==> flow/design.v <==
`timescale 1ns / 1ps
module keycheck(
    input clk,
    input rst_n,
    input key,
    output reg key_v
);
    reg [2:0] key_cnt;
    always @(posedge clk or negedge rst_n) begin
        if (!rst_n)
            key_cnt <= 3'b000;
        else
            key_cnt <= {key_cnt[1:0], key};
    end
    always @(posedge clk or negedge rst_n) begin
        if (!rst_n)
            key_v <= 1'b0;
        else if (key_cnt == 3'b110)
            key_v <= 1'b1;
        else
            key_v <= 1'b0;
    end
endmodule
`timescale 1ns / 1ps
module snack_control(
    input clk,
    input rst_n,
    input key_r,
    input key_l,
    input key_u,
    input key_d,
    input [9:0] box_x,
    input [8:0] box_y,
    input [9:0] x_pos,
    input [8:0] y_pos,
    input [1:0] speed_mode,
    output reg drive,
    output  snack_r,
    output snake_head
    );
    wire key_r1;
    wire key_l1;
    wire key_u1;
    wire key_d1;
    reg [1:0] dir; 
    parameter right = 2'd0;
    parameter left = 2'd1;
    parameter up = 2'd2;
    parameter down = 2'd3;
    keycheck r_keycheck(
        .clk(clk),
        .rst_n(rst_n),
        .key(key_r),
        .key_v(key_r1)
    );
    keycheck l_keycheck(
        .clk(clk),
        .rst_n(rst_n),
        .key(key_l),
        .key_v(key_l1)
    );
    keycheck u_keycheck(
        .clk(clk),
        .rst_n(rst_n),
        .key(key_u),
        .key_v(key_u1)
    );
    keycheck d_keycheck(
        .clk(clk),
        .rst_n(rst_n),
        .key(key_d),
        .key_v(key_d1)
    );
    always @(posedge clk or negedge rst_n)
        if (!rst_n) dir <= right;
        else if (key_r1 && dir != left) dir <= right;
        else if (key_l1 && dir != right) dir <= left;
        else if (key_u1 && dir != down) dir <= up;
        else if (key_d1 && dir != up) dir <= down;
    reg [9:0] snack_x[19:0];
    reg [8:0] snack_y[19:0];
    reg [20:0] cnt_m; 
    reg [20:0]update_time;
    always @( posedge clk or negedge rst_n) begin
    if(!rst_n)
        update_time = 19'd4200;
      else begin
         case (speed_mode)
         2'b00: update_time <= 20'd6200;  
         2'b01: update_time <= 20'd4200;  
         2'b10: update_time <= 20'd3200;  
         endcase
        end
    end
     reg fin;
    always @(posedge clk or negedge rst_n)
        if (!rst_n) cnt_m <= 19'd0;
        else if (fin) cnt_m <= 19'd0;
        else if (cnt_m == update_time) cnt_m <= 19'd0;
        else cnt_m <= cnt_m + 19'd1;
    always @(posedge clk or negedge rst_n)
        if (!rst_n) begin
            snack_x[0] <= 10'd400;
            snack_y[0] <= 10'd300;
        end else if (cnt_m == update_time)
            case (dir)
                right: if (snack_x[0] >= 10'd799) snack_x[0] <= 10'd0;
                       else snack_x[0] <= snack_x[0] + 10'd5;
                left: if (snack_x[0] == 10'd0) snack_x[0] <= 10'd799;
                      else snack_x[0] <= snack_x[0] - 10'd5;
                up: if (snack_y[0] >= 10'd599) snack_y[0] <= 10'd0;
                    else snack_y[0] <= snack_y[0] + 10'd5;
                down: if (snack_y[0] == 10'd0) snack_y[0] <= 10'd599;
                      else snack_y[0] <= snack_y[0] - 10'd5;
            endcase
    always @(posedge clk or negedge rst_n)
        if (!rst_n) begin
            snack_x[1] <= 10'd0;
            snack_y[1] <= 10'd0;
            snack_x[2] <= 10'd0;
            snack_y[2] <= 10'd0;
            snack_x[3] <= 10'd0;
            snack_y[3] <= 10'd0;
            snack_x[4] <= 10'd0;
            snack_y[4] <= 10'd0;
            snack_x[5] <= 10'd0;
            snack_y[5] <= 10'd0;
            snack_x[6] <= 10'd0;
            snack_y[6] <= 10'd0;
            snack_x[7] <= 10'd0;
            snack_y[7] <= 10'd0;
            snack_x[8] <= 10'd0;
            snack_y[8] <= 10'd0;
            snack_x[9] <= 10'd0;
            snack_y[9] <= 10'd0;
            snack_x[10] <= 10'd0;
            snack_y[10] <= 10'd0;
            snack_x[11] <= 10'd0;
            snack_y[11] <= 10'd0;
            snack_x[12] <= 10'd0;
            snack_y[12] <= 10'd0;
            snack_x[13] <= 10'd0;
            snack_y[13] <= 10'd0;
            snack_x[14] <= 10'd0;
            snack_y[14] <= 10'd0;
            snack_x[15] <= 10'd0;
            snack_y[15] <= 10'd0;
            snack_x[16] <= 10'd0;
            snack_y[16] <= 10'd0;
            snack_x[17] <= 10'd0;
            snack_y[17] <= 10'd0;
            snack_x[18] <= 10'd0;
            snack_y[18] <= 10'd0;
            snack_x[19] <= 10'd0;
            snack_y[19] <= 10'd0;
        end else if (cnt_m == update_time) begin
            snack_x[1] <= snack_x[0];
            snack_y[1] <= snack_y[0];
            snack_x[2] <= snack_x[1];
            snack_y[2] <= snack_y[1];
            snack_x[3] <= snack_x[2];
            snack_y[3] <= snack_y[2];
            snack_x[4] <= snack_x[3];
            snack_y[4] <= snack_y[3];
            snack_x[5] <= snack_x[4];
            snack_y[5] <= snack_y[4];
            snack_x[6] <= snack_x[5];
            snack_y[6] <= snack_y[5];
            snack_x[7] <= snack_x[6];
            snack_y[7] <= snack_y[6];
            snack_x[8] <= snack_x[7];
            snack_y[8] <= snack_y[7];
            snack_x[9] <= snack_x[8];
            snack_y[9] <= snack_y[8];
            snack_x[10] <= snack_x[9];
            snack_y[10] <= snack_y[9];
            snack_x[11] <= snack_x[10];
            snack_y[11] <= snack_y[10];
            snack_x[12] <= snack_x[11];
            snack_y[12] <= snack_y[11];
            snack_x[13] <= snack_x[12];
            snack_y[13] <= snack_y[12];
            snack_x[14] <= snack_x[13];
            snack_y[14] <= snack_y[13];
            snack_x[15] <= snack_x[14];
            snack_y[15] <= snack_y[14];
            snack_x[16] <= snack_x[15];
            snack_y[16] <= snack_y[15];
            snack_x[17] <= snack_x[16];
            snack_y[17] <= snack_y[16];
            snack_x[18] <= snack_x[17];
            snack_y[18] <= snack_y[17];
            snack_x[19] <= snack_x[18];
            snack_y[19] <= snack_y[18];
        end
    reg [4:0] length;
    always @(posedge clk or negedge rst_n)
        if (!rst_n) begin
            length <= 5'd1;
            drive <= 1'd0;
        end else if (drive) drive <= 1'd0;
        else if (snack_x[0] >= box_x-10'd10&&snack_x[0]<=box_x+10'd10 && snack_y[0] >= box_y-10'd10&&snack_y[0]<=box_y+10'd10) begin
            drive <= 1'd1;
            if (length < 5'd20) length <= length + 5'd1;
            else length <= length;
        end
    always @(posedge clk or negedge rst_n)
        if (!rst_n) fin <= 1'b0;
        else if ((snack_x[0] == snack_x[1] && snack_y[0] == snack_y[1]) ||
                 (snack_x[0] == snack_x[2] && snack_y[0] == snack_y[2]) ||
                 (snack_x[0] == snack_x[3] && snack_y[0] == snack_y[3]) ||
                 (snack_x[0] == snack_x[4] && snack_y[0] == snack_y[4]) ||
                 (snack_x[0] == snack_x[5] && snack_y[0] == snack_y[5]) ||
                 (snack_x[0] == snack_x[6] && snack_y[0] == snack_y[6]) ||
                 (snack_x[0] == snack_x[7] && snack_y[0] == snack_y[7]) ||
                 (snack_x[0] == snack_x[8] && snack_y[0] == snack_y[8]) ||
                 (snack_x[0] == snack_x[9] && snack_y[0] == snack_y[9]) ||
                 (snack_x[0] == snack_x[10] && snack_y[0] == snack_y[10]) ||
                 (snack_x[0] == snack_x[11] && snack_y[0] == snack_y[11]) ||
                 (snack_x[0] == snack_x[12] && snack_y[0] == snack_y[12]) ||
                 (snack_x[0] == snack_x[13] && snack_y[0] == snack_y[13]) ||
                 (snack_x[0] == snack_x[14] && snack_y[0] == snack_y[14]) ||
                 (snack_x[0] == snack_x[15] && snack_y[0] == snack_y[15]) ||
                 (snack_x[0] == snack_x[16] && snack_y[0] == snack_y[16]) ||
                 (snack_x[0] == snack_x[17] && snack_y[0] == snack_y[17]) ||
                 (snack_x[0] == snack_x[18] && snack_y[0] == snack_y[18]) ||
                 (snack_x[0] == snack_x[19] && snack_y[0] == snack_y[19] )) fin <= 1'b1;
                      assign snack_r = (
                (x_pos >= snack_x[1]-10'd10 && x_pos <= snack_x[1]+10'd10)&&(y_pos >= snack_y[1]-10'd10 && y_pos <= snack_y[1]+10'd10)&&length > 5'd1)||
                ((x_pos >= snack_x[2]-10'd10 && x_pos <= snack_x[2]+10'd10)&&(y_pos >= snack_y[2]-10'd10 && y_pos <= snack_y[2]+10'd10)&&length > 5'd2)||
                ((x_pos >= snack_x[3]-10'd10 && x_pos <= snack_x[3]+10'd10)&&(y_pos >= snack_y[3]-10'd10 && y_pos <= snack_y[3]+10'd10)&&length > 5'd3)||
                ((x_pos >= snack_x[4]-10'd10 && x_pos <= snack_x[4]+10'd10)&&(y_pos >= snack_y[4]-10'd10 && y_pos <= snack_y[4]+10'd10)&&length > 5'd4)||
                ((x_pos >= snack_x[5]-10'd10 && x_pos <= snack_x[5]+10'd10)&&(y_pos >= snack_y[5]-10'd10 && y_pos <= snack_y[5]+10'd10)&&length > 5'd5)||
                ((x_pos >= snack_x[6]-10'd10 && x_pos <= snack_x[6]+10'd10)&&(y_pos >= snack_y[6]-10'd10 && y_pos <= snack_y[6]+10'd10)&&length > 5'd6)||
                ((x_pos >= snack_x[7]-10'd10 && x_pos <= snack_x[7]+10'd10)&&(y_pos >= snack_y[7]-10'd10 && y_pos <= snack_y[7]+10'd10)&&length > 5'd7)||
                ((x_pos >= snack_x[8]-10'd10 && x_pos <= snack_x[8]+10'd10)&&(y_pos >= snack_y[8]-10'd10 && y_pos <= snack_y[8]+10'd10)&&length > 5'd8)||
                ((x_pos >= snack_x[9]-10'd10 && x_pos <= snack_x[9]+10'd10)&&(y_pos >= snack_y[9]-10'd10 && y_pos <= snack_y[9]+10'd10)&&length > 5'd9)||
                ((x_pos >= snack_x[10]-10'd10 && x_pos <= snack_x[10]+10'd10)&&(y_pos >= snack_y[10]-10'd10 && y_pos <= snack_y[10]+10'd10)&&length > 5'd10)||
                ((x_pos >= snack_x[11]-10'd10 && x_pos <= snack_x[11]+10'd10)&&(y_pos >= snack_y[11]-10'd10 && y_pos <= snack_y[11]+10'd10)&&length > 5'd11)||
                ((x_pos >= snack_x[12]-10'd10 && x_pos <= snack_x[12]+10'd10)&&(y_pos >= snack_y[12]-10'd10 && y_pos <= snack_y[12]+10'd10)&&length > 5'd12)||
                ((x_pos >= snack_x[13]-10'd10 && x_pos <= snack_x[13]+10'd10)&&(y_pos >= snack_y[13]-10'd10 && y_pos <= snack_y[13]+10'd10)&&length > 5'd13)||
                ((x_pos >= snack_x[14]-10'd10 && x_pos <= snack_x[14]+10'd10)&&(y_pos >= snack_y[14]-10'd10 && y_pos <= snack_y[14]+10'd10)&&length > 5'd14)||
                ((x_pos >= snack_x[15]-10'd10 && x_pos <= snack_x[15]+10'd10)&&(y_pos >= snack_y[15]-10'd10 && y_pos <= snack_y[15]+10'd10)&&length > 5'd15)||
                ((x_pos >= snack_x[16]-10'd10 && x_pos <= snack_x[16]+10'd10)&&(y_pos >= snack_y[16]-10'd10 && y_pos <= snack_y[16]+10'd10)&&length > 5'd16)||
                ((x_pos >= snack_x[17]-10'd10 && x_pos <= snack_x[17]+10'd10)&&(y_pos >= snack_y[17]-10'd10 && y_pos <= snack_y[17]+10'd10)&&length > 5'd17)||
                ((x_pos >= snack_x[18]-10'd10 && x_pos <= snack_x[18]+10'd10)&&(y_pos >= snack_y[18]-10'd10 && y_pos <= snack_y[18]+10'd10)&&length > 5'd18)||
                ((x_pos >= snack_x[19]-10'd10 && x_pos <= snack_x[19]+10'd10)&&(y_pos >= snack_y[19]-10'd10 && y_pos <= snack_y[19]+10'd10)&&length > 5'd19);
                  assign snake_head=((x_pos >= snack_x[0]-10'd10 && x_pos <= snack_x[0]+10'd10)&&(y_pos >= snack_y[0]-10'd10 && y_pos <= snack_y[0]+10'd10));
endmodule
`timescale 1ns / 1ps
module random(
    input clk,
    input rst_n,
    output reg [8:0] rand_num
    );
    always @(posedge clk or negedge rst_n)
        if (!rst_n) rand_num <= 9'd132;
        else begin
            rand_num[0] <= rand_num[8];
            rand_num[1] <= rand_num[0];
            rand_num[2] <= rand_num[1];
            rand_num[3] <= rand_num[2];
            rand_num[4] <= rand_num[3] ^ rand_num[8];
            rand_num[5] <= rand_num[4] ^ rand_num[8];
            rand_num[6] <= rand_num[5] ^ rand_num[8];
            rand_num[7] <= rand_num[6];
            rand_num[8] <= rand_num[7];
            if (rand_num > 9'd240)
                rand_num <= rand_num % 9'd240;
        end
endmodule
`timescale 1ns / 1ps
module box_create(
    input clk,
    input rst_n,
    input [8:0] rand_num,
    input rand_drive,
    output reg [9:0] rand_x,
    output reg [9:0] rand_y
    );
    reg flag;
    always @(posedge clk or negedge rst_n)
        if (!rst_n) begin
            rand_x <= 9'd300;
            rand_y <= 9'd300;
            flag <= 1'b0;
        end else if (rand_drive) begin
            flag <= 1'b1;
            rand_x <= rand_num;
        end else if (flag == 1'b1) begin
            rand_y <= rand_num;
            flag <= 1'b0;
        end
endmodule
`timescale 1ns / 1ps
module random_box(
    input clk,
    input rst_n,
    input drive,
    output wire [9:0] box_x,
    output wire [9:0] box_y
    );
    wire [8:0] rand_num;
    random U1_random(
        .clk(clk),
        .rst_n(rst_n),
        .rand_num(rand_num)
    );
    wire [9:0] rand_x;
    wire [9:0] rand_y;
    box_create U1_box_create(
        .clk(clk),
        .rst_n(rst_n),
        .rand_num(rand_num),
        .rand_drive(drive),
        .rand_x(rand_x),
        .rand_y(rand_y)
    );
    assign box_x = rand_x;
    assign box_y = rand_y;
endmodule
`timescale 1ns / 1ps
module PS2(
	input clk, rst,
	input ps2_clk, ps2_data,
	output reg up, left, right, down
	);
reg ps2_clk_falg0, ps2_clk_falg1, ps2_clk_falg2;
wire negedge_ps2_clk = !ps2_clk_falg1 & ps2_clk_falg2;
reg negedge_ps2_clk_shift;
reg [9:0] data;
reg data_break, data_done, data_expand;
reg[7:0]temp_data;
reg[3:0]num;
always@(posedge clk or posedge rst)begin
	if(rst)begin
		ps2_clk_falg0<=1'b0;
		ps2_clk_falg1<=1'b0;
		ps2_clk_falg2<=1'b0;
	end
	else begin
		ps2_clk_falg0<=ps2_clk;
		ps2_clk_falg1<=ps2_clk_falg0;
		ps2_clk_falg2<=ps2_clk_falg1;
	end
end
always@(posedge clk or posedge rst)begin
	if(rst)
		num<=4'd0;
	else if (num==4'd11)
		num<=4'd0;
	else if (negedge_ps2_clk)
		num<=num+1'b1;
end
always@(posedge clk)begin
	negedge_ps2_clk_shift<=negedge_ps2_clk;
end
always@(posedge clk or posedge rst)begin
	if(rst)
		temp_data<=8'd0;
	else if (negedge_ps2_clk_shift)begin
		case(num)
			4'd2 : temp_data[0]<=ps2_data;
			4'd3 : temp_data[1]<=ps2_data;
			4'd4 : temp_data[2]<=ps2_data;
			4'd5 : temp_data[3]<=ps2_data;
			4'd6 : temp_data[4]<=ps2_data;
			4'd7 : temp_data[5]<=ps2_data;
			4'd8 : temp_data[6]<=ps2_data;
			4'd9 : temp_data[7]<=ps2_data;
			default: temp_data<=temp_data;
		endcase
	end
	else temp_data<=temp_data;
end
always@(posedge clk or posedge rst)begin
	if(rst)begin
		data_break<=1'b0;
		data<=10'd0;
		data_done<=1'b0;
		data_expand<=1'b0;
	end
	else if(num==4'd11)begin
		if(temp_data==8'hE0)begin
			data_expand<=1'b1;
		end
		else if(temp_data==8'hF0)begin
			data_break<=1'b1;
		end
		else begin
			data<={data_expand,data_break,temp_data};
			data_done<=1'b1;
			data_expand<=1'b0;
			data_break<=1'b0;
		end
	end
	else begin
		data<=data;
		data_done<=1'b0;
		data_expand<=data_expand;
		data_break<=data_break;
	end
end
always @(posedge clk or posedge rst) begin
	if (rst) begin
		up <= 1'b0; left <= 1'b0; right <= 1'b0; down <= 1'b0;
	end
	else case (data)
        10'h275:down <= 1;
        10'h375:down <= 0;
        10'h26B:left <= 1;
        10'h36B:left <= 0;
        10'h274:right <= 1;
        10'h374:right <= 0;
        10'h272:up<=1;
        10'h372:up<=0;
    endcase
end
endmodule
`timescale 1ns / 1ps
module VGA(
	input clk,                    
	input rst,
	input [11:0]Din,			 
	output reg [8:0]row,		 
	output reg [9:0]col,		 
	output reg rdn,			 
	output reg [3:0]R, G, B, 
	output reg HS, VS			 
   );
reg [9:0] h_count;  
	always @ (posedge clk) begin
		if (rst)  h_count <= 10'h0;
		else if  (h_count == 10'd799)
					 h_count <= 10'h0;
			  else h_count <= h_count + 10'h1;
	end
reg [9:0] v_count;  
	always @ (posedge clk or posedge rst) begin
		if (rst)  v_count <= 10'h0;
		else if  (h_count == 10'd799) begin
					if (v_count == 10'd524) v_count <= 10'h0;
					else v_count <= v_count + 10'h1;
		end
	end
wire	[9:0] row_addr = v_count - 10'd35;		 
wire	[9:0] col_addr = h_count - 10'd143;		 
wire			h_sync = (h_count > 10'd95);		 
wire			v_sync = (v_count > 10'd1);		 
wire			read   = (h_count > 10'd142) &&	 
							(h_count < 10'd783) &&	 
							(v_count > 10'd34)  &&	 
							(v_count < 10'd525);		 
always @ (posedge clk) begin
	row <= row_addr[8:0];	 
	col <= col_addr;			 
	rdn <= ~read;				 
	HS  <= h_sync;				 
	VS  <= v_sync;				 
	R   <= rdn ? 4'h0 : Din[3:0];		 
	G	 <= rdn ? 4'h0 : Din[7:4];		 
	B	 <= rdn ? 4'h0 : Din[11:8];	 
end
endmodule
`timescale 1ns / 1ps
module draw_snake(
    input clk,
    input rdn,
    input [8:0] row,
    input [9:0] col,
    input rst_n,
    input [9:0] box_x,
    input [8:0] box_y,
    output reg [11:0] pixel,
    input snake_r,
    input snake_head
    );
    parameter RED = 12'b0000_0000_1111;
    parameter GREEN = 12'b0000_1111_0000;
    parameter BLUE = 12'b1111_0000_0000;
    parameter YELLOW = 12'b0000_1111_1111;
    always @(posedge clk ) begin
        if (rst_n==0) pixel <= YELLOW;
        else if (!rdn) begin 
        if(snake_head) pixel<=YELLOW;
          else  if (snake_r) pixel <= GREEN; 
            else if (col >= box_x-10'd10 &&col<=box_x+10'd10 && row>=box_y-10'd10&& row<=box_y+10'd10) pixel <= RED; 
            else pixel <= 12'h000; 
        end
    end
endmodule
`timescale 1ns / 1ps
module Bpmusic(
input key,
input clk,
output reg beep
);
reg [15:0] cnt;
reg [15:0] prediv;
reg [12:0] delay;
always @(posedge clk) begin
if (key == 1'b1) begin
	beep <= 1'b0;
	delay <= 13'd0;
	cnt <= 16'd0;
	prediv <= 16'hBA9E;
end
else begin
	cnt <= cnt + 1'b1;
	if (cnt == prediv) begin
		beep <= ~beep;
		cnt <= 0;
		delay <= delay +1'b1;
		case(delay)
			13'd1000:prediv <= 16'hA648;
			13'd2000:prediv <= 16'h941F;
			13'd3000:prediv <= 16'h8BCF;
			13'd4000:prediv <= 16'h7C90;
			13'd5000:prediv <= 16'h6EFA;
			13'd6000:prediv <= 16'h62DD;
			13'd7000:begin
				prediv <= 16'hBA9E;
				delay <= 13'd0;
				end
			default : prediv <= prediv;
			endcase
	end
end 
end
endmodule
`timescale 1ns / 1ps
module snack(
    input ps2_data,
    input ps2_clk,
    input clk,
    input [1:0] speed_mode,
    input rst_n,
    input key,
    output hsync,
    output vsync,
    output beep,
    output [3:0] vga_r,
    output [3:0] vga_g,
    output [3:0] vga_b
    );
    wire key_r,key_l,key_u,key_d;
    PS2 ps2(.clk(clk),.rst(!rst_n),.ps2_clk(ps2_clk),.ps2_data(ps2_data),.up(key_u),.left(key_l),.right(key_r),.down(key_d));
    wire [9:0] col;
    wire [8:0] row;
    wire [9:0] box_x;
    wire [8:0] box_y;
    wire drive;
    wire snake_r;
    wire snake_head;
    snack_control u1_snack_control(
        .clk(clk),
        .rst_n(rst_n),
        .key_r(key_r),
        .key_l(key_l),
        .key_u(key_u),
        .key_d(key_d),
        .box_x(box_x),
        .box_y(box_y),
        .x_pos(col),
        .y_pos(row),
        .speed_mode(speed_mode),
        .drive(drive),
        .snack_r(snake_r),
        .snake_head(snake_head)
                  );
    random_box u1_random_box(
        .clk(clk),
        .rst_n(rst_n),
        .drive(drive), 
        .box_x(box_x), 
        .box_y(box_y)
    );
    wire [11:0] pixel;
    wire rdn;
    reg control_signal;
    wire [3:0]vga_r1;
    wire [3:0]vga_g1;
    wire [3:0]vga_b1;
    wire hsync1;
    wire vsync1;
    wire [3:0]vga_r2;
    wire [3:0]vga_g2;
    wire [3:0]vga_b2;
    wire hsync2;
    wire vsync2;
    VGA vga0(
        .clk(clk),
        .rst(!rst_n),
        .R(vga_r1),
        .G(vga_g1),
        .B(vga_b1),
        .HS(hsync1),
        .VS(vsync1),
        .row(row),
        .col(col),
        .rdn(rdn),
        .Din(pixel)
    );
    assign vga_r2 = 4'h0;
    assign vga_g2 = 4'h0;
    assign vga_b2 = 4'h0;
    assign hsync2 = 1'b0;
    assign vsync2 = 1'b0;
    draw_snake draw(
        .clk(clk),
        .rdn(rdn),
        .row(row),
        .col(col),
        .rst_n(rst_n),
        .box_x(box_x),
        .box_y(box_y),
        .pixel(pixel),
        .snake_r(snake_r),
        .snake_head(snake_head)
    );
    always @(posedge clk or negedge rst_n) begin
        if (!rst_n) begin
            control_signal <= 1'b0;  
        end else begin
            control_signal <=1'b1;
        end
    end
    assign vga_r = control_signal ? vga_r1 : vga_r2;
    assign vga_g = control_signal ? vga_g1 : vga_g2;
    assign vga_b = control_signal ? vga_b1 : vga_b2;
    assign hsync = control_signal ? hsync1 : hsync2;
    assign vsync = control_signal ? vsync1 : vsync2;
    Bpmusic music (
    .clk(clk),
    .key(key),
    .beep(beep)
    );
endmodule
## Tool chain data of snack

Tool output for the design above before and after an edit, in the order of the flow.
Lines under "original" count in the file above, lines under "edited" in the edited file.
"change" is "edited" less "original", of the values as shown.
Library cell names are shortened.
A cell with n/a has no value.

| design | value |
|---|---|
| top | snack |
| clock input | clk |
| cell library | sky130hd |
| library corner | tt_025C_1v80 |

## Edit of the RTL

Unified diff, file above to edited file.
This change comes from a script, not from a designer. No optimisation was intended, and the edited design may behave differently.

```diff
@@ -429,5 +429,5 @@
 	output reg HS, VS			 
    );
-reg [9:0] h_count;  
+reg [11:0] h_count;  
 	always @ (posedge clk) begin
 		if (rst)  h_count <= 10'h0;
```

## Elaborated design

Counts by Yosys on the flattened word-level netlist (proc, flatten, opt, wreduce). Print and check cells are left out. Cells with the same type and inputs are merged into one.

Storage and ports:

| what | original | edited | change |
|---|---|---|---|
| bits in registers | 620 | 622 | +2 |
| input port bits | 7 | 7 | 0 |
| output and inout port bits | 15 | 15 | 0 |
| word-level cells | 630 | 630 | 0 |

Operators by class:

| what | original | edited | change |
|---|---|---|---|
| add/sub/neg operators | 97 | 97 | 0 |
| div/mod/pow operators | 1 | 1 | 0 |
| magnitude comparators | 117 | 117 | 0 |
| equal/unequal tests | 81 | 81 | 0 |
| mux-type cells | 49 | 49 | 0 |
| bitwise operators | 10 | 10 | 0 |
| reductions and logical operators | 181 | 181 | 0 |

Operators by type and width:

| cell | original | edited | change |
|---|---|---|---|
| 10-bit equality test (second input constant) | 10 | 9 | -1 |
| 10-bit by 1-bit adder with 10-bit output (second input constant) | 2 | 1 | -1 |
| 10-bit < comparator (second input constant) | 2 | 1 | -1 |
| 10-bit by 7-bit > comparator with 1-bit output (second input constant) | 1 | 0 | -1 |
| 10-bit by 8-bit > comparator with 1-bit output (second input constant) | 1 | 0 | -1 |
| 12-bit by 1-bit adder with 12-bit output (second input constant) | 0 | 1 | +1 |
| 12-bit by 10-bit equality test with 1-bit output (second input constant) | 0 | 1 | +1 |
| 12-bit by 7-bit > comparator with 1-bit output (second input constant) | 0 | 1 | +1 |
| 12-bit by 8-bit > comparator with 1-bit output (second input constant) | 0 | 1 | +1 |
| 12-bit by 10-bit < comparator with 1-bit output (second input constant) | 0 | 1 | +1 |
| 1-bit logical AND | 111 | 111 | 0 |
| 1-bit logical OR | 36 | 36 | 0 |
| 9-bit by 4-bit adder with 10-bit output (second input constant) | 22 | 22 | 0 |
| 10-bit >= comparator | 22 | 22 | 0 |
| 9-bit by 10-bit >= comparator with 1-bit output | 22 | 22 | 0 |
| 10-bit less-or-equal comparator | 22 | 22 | 0 |
| 9-bit by 10-bit less-or-equal comparator with 1-bit output | 22 | 22 | 0 |
| 9-bit by 4-bit subtractor with 10-bit output (second input constant) | 22 | 22 | 0 |
| 1-bit 2-to-1 mux | 21 | 21 | 0 |
| 10-bit by 4-bit adder with 10-bit output (second input constant) | 20 | 20 | 0 |
| 10-bit by 4-bit subtractor with 10-bit output (second input constant) | 20 | 20 | 0 |
| 10-bit equality test | 19 | 19 | 0 |
| 9-bit equality test | 19 | 19 | 0 |
| 2-bit AND reduction | 14 | 14 | 0 |
| 5-bit by 4-bit > comparator with 1-bit output (second input constant) | 8 | 8 | 0 |
| 2-bit nonzero test | 8 | 8 | 0 |
| 4-bit 2-to-1 mux | 6 | 6 | 0 |
| 1-bit inverter | 6 | 6 | 0 |

The list need not be complete.

## Depth

Yosys ltp: most cells in a row. Word level: on the elaborated netlist, between registers, memories and ports. Mapped: between sequential cells and ports; inverters and the memories' decode and read muxes count.

Logic depth:

| what | original | edited | change |
|---|---|---|---|
| depth after elaboration | 25 | 25 | 0 |
| ABC_AREA | 0 | 0 | n/a |
| depth in mapped cells | 16 | 16 | 0 |
| depth with buffers taken out | 16 | 16 | 0 |

## Netlist

The flow's flattened synthesis, as Yosys stat reports it; memories are mapped. The netlist is that of the ABC_AREA named above (0 if unset); the other value can give another one.

Cell types:

| cell type | original | edited | change |
|---|---|---|---|
| buf_2 | 2 | 42 | +40 |
| nor2_1 | 366 | 339 | -27 |
| clkbuf_1 | 366 | 343 | -23 |
| nand2b_1 | 52 | 75 | +23 |
| a21oi_1 | 251 | 271 | +20 |
| and3_1 | 51 | 33 | -18 |
| buf_1 | 64 | 48 | -16 |
| o211ai_1 | 38 | 22 | -16 |
| nand3_1 | 141 | 126 | -15 |
| o21ai_0 | 382 | 395 | +13 |
| a21o_1 | 89 | 101 | +12 |
| nor2b_1 | 78 | 89 | +11 |
| inv_1 | 227 | 236 | +9 |
| a211o_1 | 11 | 20 | +9 |
| nand2_1 | 1204 | 1196 | -8 |
| xnor2_1 | 499 | 491 | -8 |
| nor3_1 | 111 | 103 | -8 |
| a32oi_1 | 11 | 3 | -8 |

The list need not be complete.

Synthesis totals:

| what | original | edited | change |
|---|---|---|---|
| standard cells after synthesis | 6698 | 6719 | +21 |
| chip area (Yosys) (um^2) | 54982.7 | 55309.3 | +326.6 |
| mapped flip-flops | 584 | 586 | +2 |

By module: a second synthesis without flattening, with its own total; a netlist apart from the flattened one above.

Unflattened totals:

| what | original | edited | change |
|---|---|---|---|
| cells (unflattened synthesis) | 6872 | 6895 | +23 |
| area total of the unflattened synthesis (um^2) | 56621.8 | 56660.6 | +38.8 |

Rows give one instance, submodules left out.

By module, original:

| module | instances | cells | area (um^2) |
|---|---|---|---|
| snack_control | 1 | 5925 | 47176.5 |
| Bpmusic | 1 | 311 | 2592.5 |
| VGA | 1 | 210 | 2162.1 |
| draw_snake | 1 | 191 | 1448.9 |
| PS2 | 1 | 112 | 1431.4 |
| box_create | 1 | 43 | 777.0 |
| random | 1 | 42 | 454.2 |
| keycheck | 4 | 5 | 108.9 |
| snack | 1 | 18 | 143.9 |
| random_box | 1 | 0 | 0.0 |

By module, edited:

| module | instances | cells | area (um^2) |
|---|---|---|---|
| snack_control | 1 | 5938 | 47175.2 |
| Bpmusic | 1 | 311 | 2592.5 |
| VGA | 1 | 220 | 2202.1 |
| draw_snake | 1 | 191 | 1448.9 |
| PS2 | 1 | 112 | 1431.4 |
| box_create | 1 | 43 | 777.0 |
| random | 1 | 42 | 454.2 |
| keycheck | 4 | 5 | 108.9 |
| snack | 1 | 18 | 143.9 |
| random_box | 1 | 0 | 0.0 |

## Worst setup path after synthesis

Path of least setup slack by OpenSTA after synthesis, without wires, with an ideal clock, recovery checks aside; 20% of the period is set as input and as output delay. Where synthesis merged equal registers, the netlist keeps one of their names.

Timing path after synthesis:

| what | original | edited | change |
|---|---|---|---|
| path type | input -> register | input -> register | n/a |
| start point | input port key | input port key | n/a |
| end point | register music.cnt[10] | register music.cnt[11] | n/a |
| period (ps) | 40000 | 40000 | 0 |
| external input delay (ps) | 8000 | 8000 | 0 |
| setup time (ps) | 128 | 128 | 0 |
| launch time at the first pin (ps) | 8000 | 8000 | 0 |
| arrival time (ps) | 8772 | 8914 | +142 |
| slack (ps) | 31100 | 30958 | -142 |
| delay of the path (ps) | 900 | 1042 | +142 |
| stages | 5 | 5 | 0 |
| path buffers | 2 | 3 | +1 |
| synthesis period reached (ps) | 8900 | 9042 | +142 |

"delay of the path" = arrival - input delay + setup time.
"stages" counts driving pins, that of a launching flip-flop among them; a cell with two outputs on the path counts twice.
"synthesis period reached" = period - worst setup slack (recovery checks aside). The figure is calculated, with input and output delays left at 20% of the set period.
Between the ends stands the longest chain of elaborated cells between them, by number of cells; it is not shown to be the way that was timed. Of several equally long chains one is given.
A line is the first line of the expression or statement that the cell stems from. Yosys adds cells for indexed reads and writes and turns some case tables into memories.
At most two assigning lines are given for a register; there are more.

| between the ends, after synthesis, original | value |
|---|---|
| cell sequence | clkbuf_1 -> inv_1 -> nand2_1 -> clkbuf_1 -> nor2_1 |
| cells in the longest elaborated chain | 1 |

RTL lines, path after synthesis, original:

| what | RTL line | source |
|---|---|---|
| from (decl) | 538 | `input key,` |
| 2-bit OR reduction | n/a |  |
| to (assign) | 505 | `cnt <= 16'd0;` |
| to (assign) | 509 | `cnt <= cnt + 1'b1;` |
| to (decl) | 498 | `reg [15:0] cnt;` |

| between the ends, after synthesis, edited | value |
|---|---|
| cell sequence | clkbuf_1 -> or2_2 -> clkbuf_1 -> clkbuf_1 -> nor2_1 |
| cells in the longest elaborated chain | 1 |

RTL lines, path after synthesis, edited:

| what | RTL line | source |
|---|---|---|
| from (decl) | 538 | `input key,` |
| 2-bit OR reduction | n/a |  |
| to (assign) | 505 | `cnt <= 16'd0;` |
| to (assign) | 509 | `cnt <= cnt + 1'b1;` |
| to (decl) | 498 | `reg [15:0] cnt;` |

## Timing after layout

Path of least setup slack in the final report of the runs of set A (OpenROAD, finished layout, wires in). Where an end is a register, its clock arrival counts in the times.
The path's times are printed in steps of 10 ps; the period is the one set.

Timing path after layout:

| what | original | edited | change |
|---|---|---|---|
| path type | register -> register | register -> register | n/a |
| start point | register vga0.row[5] | register vga0.col[5] | n/a |
| end point | register draw.pixel[6] | register draw.pixel[6] | n/a |
| period (ps) | 10300 | 10300 | 0 |
| setup time (ps) | 110 | 110 | 0 |
| launch time at the first pin (ps) | 700 | 670 | -30 |
| arrival time (ps) | 5100 | 5460 | +360 |
| slack (ps) | 5800 | 5430 | -370 |
| stages | 11 | 12 | +1 |
| path buffers | 1 | 1 | 0 |

Between the ends stands the longest chain of elaborated cells between them, by number of cells; it is not shown to be the way that was timed. Of several equally long chains one is given.
At most two assigning lines are given for a register; there are more.

| between the ends, after layout, original | value |
|---|---|
| cell sequence | dfxtp_2 -> buf_4 -> ha_1 -> a211oi_1 -> a31oi_1 -> a2111oi_2 -> or4_1 -> nand4_1 -> or4_1 -> or3_1 -> o32a_1 |
| cells in the longest elaborated chain | 24 |

RTL lines, path after layout, original:

| what | RTL line | source |
|---|---|---|
| from (decl) | 425 | `output reg [8:0]row,` |
| from (assign) | 455 | `row <= row_addr[8:0];` |
| 9-bit by 10-bit >= comparator with 1-bit output | 229 | `(x_pos >= snack_x[1]-10'd10 && x_pos <= snack_x[1]+10'd10)&&(y_pos >= snack_y[1]-10'd10 && y_pos <= snack_y[1] ...` |
| 1-bit logical AND x3 | 229 |  |
| 1-bit logical OR x18 | 228 | `assign snack_r = (` |
| 12-bit 2-to-1 mux | 486 | `else  if (snake_r) pixel <= GREEN;` |
| 12-bit 2-to-1 mux | 485 | `if(snake_head) pixel<=YELLOW;` |
| to (assign) | 485 |  |
| to (assign) | 486 |  |
| to (decl) | 474 | `output reg [11:0] pixel,` |

| between the ends, after layout, edited | value |
|---|---|
| cell sequence | dfxtp_2 -> buf_4 -> ha_1 -> a21o_1 -> a21o_1 -> a2111oi_0 -> o21a_1 -> a2111oi_0 -> nor4_1 -> and4_1 -> nand4_1 -> o41a_1 |
| cells in the longest elaborated chain | 24 |

RTL lines, path after layout, edited:

| what | RTL line | source |
|---|---|---|
| from (decl) | 426 | `output reg [9:0]col,` |
| from (assign) | 456 | `col <= col_addr;` |
| 10-bit >= comparator | 229 | `(x_pos >= snack_x[1]-10'd10 && x_pos <= snack_x[1]+10'd10)&&(y_pos >= snack_y[1]-10'd10 && y_pos <= snack_y[1] ...` |
| 1-bit logical AND x3 | 229 |  |
| 1-bit logical OR x18 | 228 | `assign snack_r = (` |
| 12-bit 2-to-1 mux | 486 | `else  if (snake_r) pixel <= GREEN;` |
| 12-bit 2-to-1 mux | 485 | `if(snake_head) pixel<=YELLOW;` |
| to (assign) | 485 |  |
| to (assign) | 486 |  |
| to (decl) | 474 | `output reg [11:0] pixel,` |

## Measured runs

Runs of the flow (Yosys, OpenROAD) on both versions; the two runs of a pair have the same settings. The constraints put input and output delay at 20% of the set period each and load the outputs with 0.01 pF.

| flow settings, set A | value |
|---|---|
| period_ns | 10.3 |
| CAP_MARGIN | 20 |
| CORE_MARGIN | 2 |
| CORE_UTILIZATION | 40 |
| SLEW_MARGIN | 20 |

Measured results, set A:

| what | original | edited | change |
|---|---|---|---|
| chip area in the Yosys report (um^2) | 54982.7 | 55309.3 | +326.6 |
| die footprint (um^2) | 140438.0 | 141263.0 | +825.0 |
| standard-cell area after layout (um^2) | 59150.5 | 59081.7 | -68.8 |
| utilization after routing (%) | 43.2 | 43.0 | -0.2 |
| lowest setup slack (ps) | 5801 | 5425 | -376 |
| final setup TNS (ps) | 0 | 0 | 0 |
| post-route worst hold slack (ps) | 366 | 360 | -6 |
| power (mW) | 6.934 | 6.652 | -0.282 |
| period achieved (ps) | 4499 | 4875 | +376 |

| flow settings, set B | value |
|---|---|
| CORE_ASPECT_RATIO | 0.75 |
| CORE_UTILIZATION | 57 |
| CTS_CLUSTER_SIZE | 30 |
| GPL_TIMING_DRIVEN | 1 |
| PLACE_DENSITY_LB_ADDON | 0.09 |
| SETUP_SLACK_MARGIN | 3.62 |
| TNS_END_PERCENT | 90 |
| period_ns | 12.4 |
| CAP_MARGIN | 20 |
| CORE_MARGIN | 2 |
| SLEW_MARGIN | 20 |

Measured results, set B:

| what | original | edited | change |
|---|---|---|---|
| chip area in the Yosys report (um^2) | 54982.7 | 55309.3 | +326.6 |
| die footprint (um^2) | 98987.1 | 99567.4 | +580.3 |
| standard-cell area after layout (um^2) | 58070.7 | 58338.5 | +267.8 |
| utilization after routing (%) | 60.9 | 60.9 | 0.0 |
| lowest setup slack (ps) | 7828 | 7878 | +50 |
| final setup TNS (ps) | 0 | 0 | 0 |
| post-route worst hold slack (ps) | 360 | 353 | -7 |
| power (mW) | 5.543 | 5.453 | -0.090 |
| period achieved (ps) | 4572 | 4522 | -50 |

"period achieved": clock period set for the run, less the worst setup slack. It is reckoned from that one timing run; input and output delays stay at 20% of the period that was set.
By "power" is meant OpenSTA's value without simulated activity: inputs other than the clock are taken to toggle once in ten clock periods, and the tool carries that through the logic.
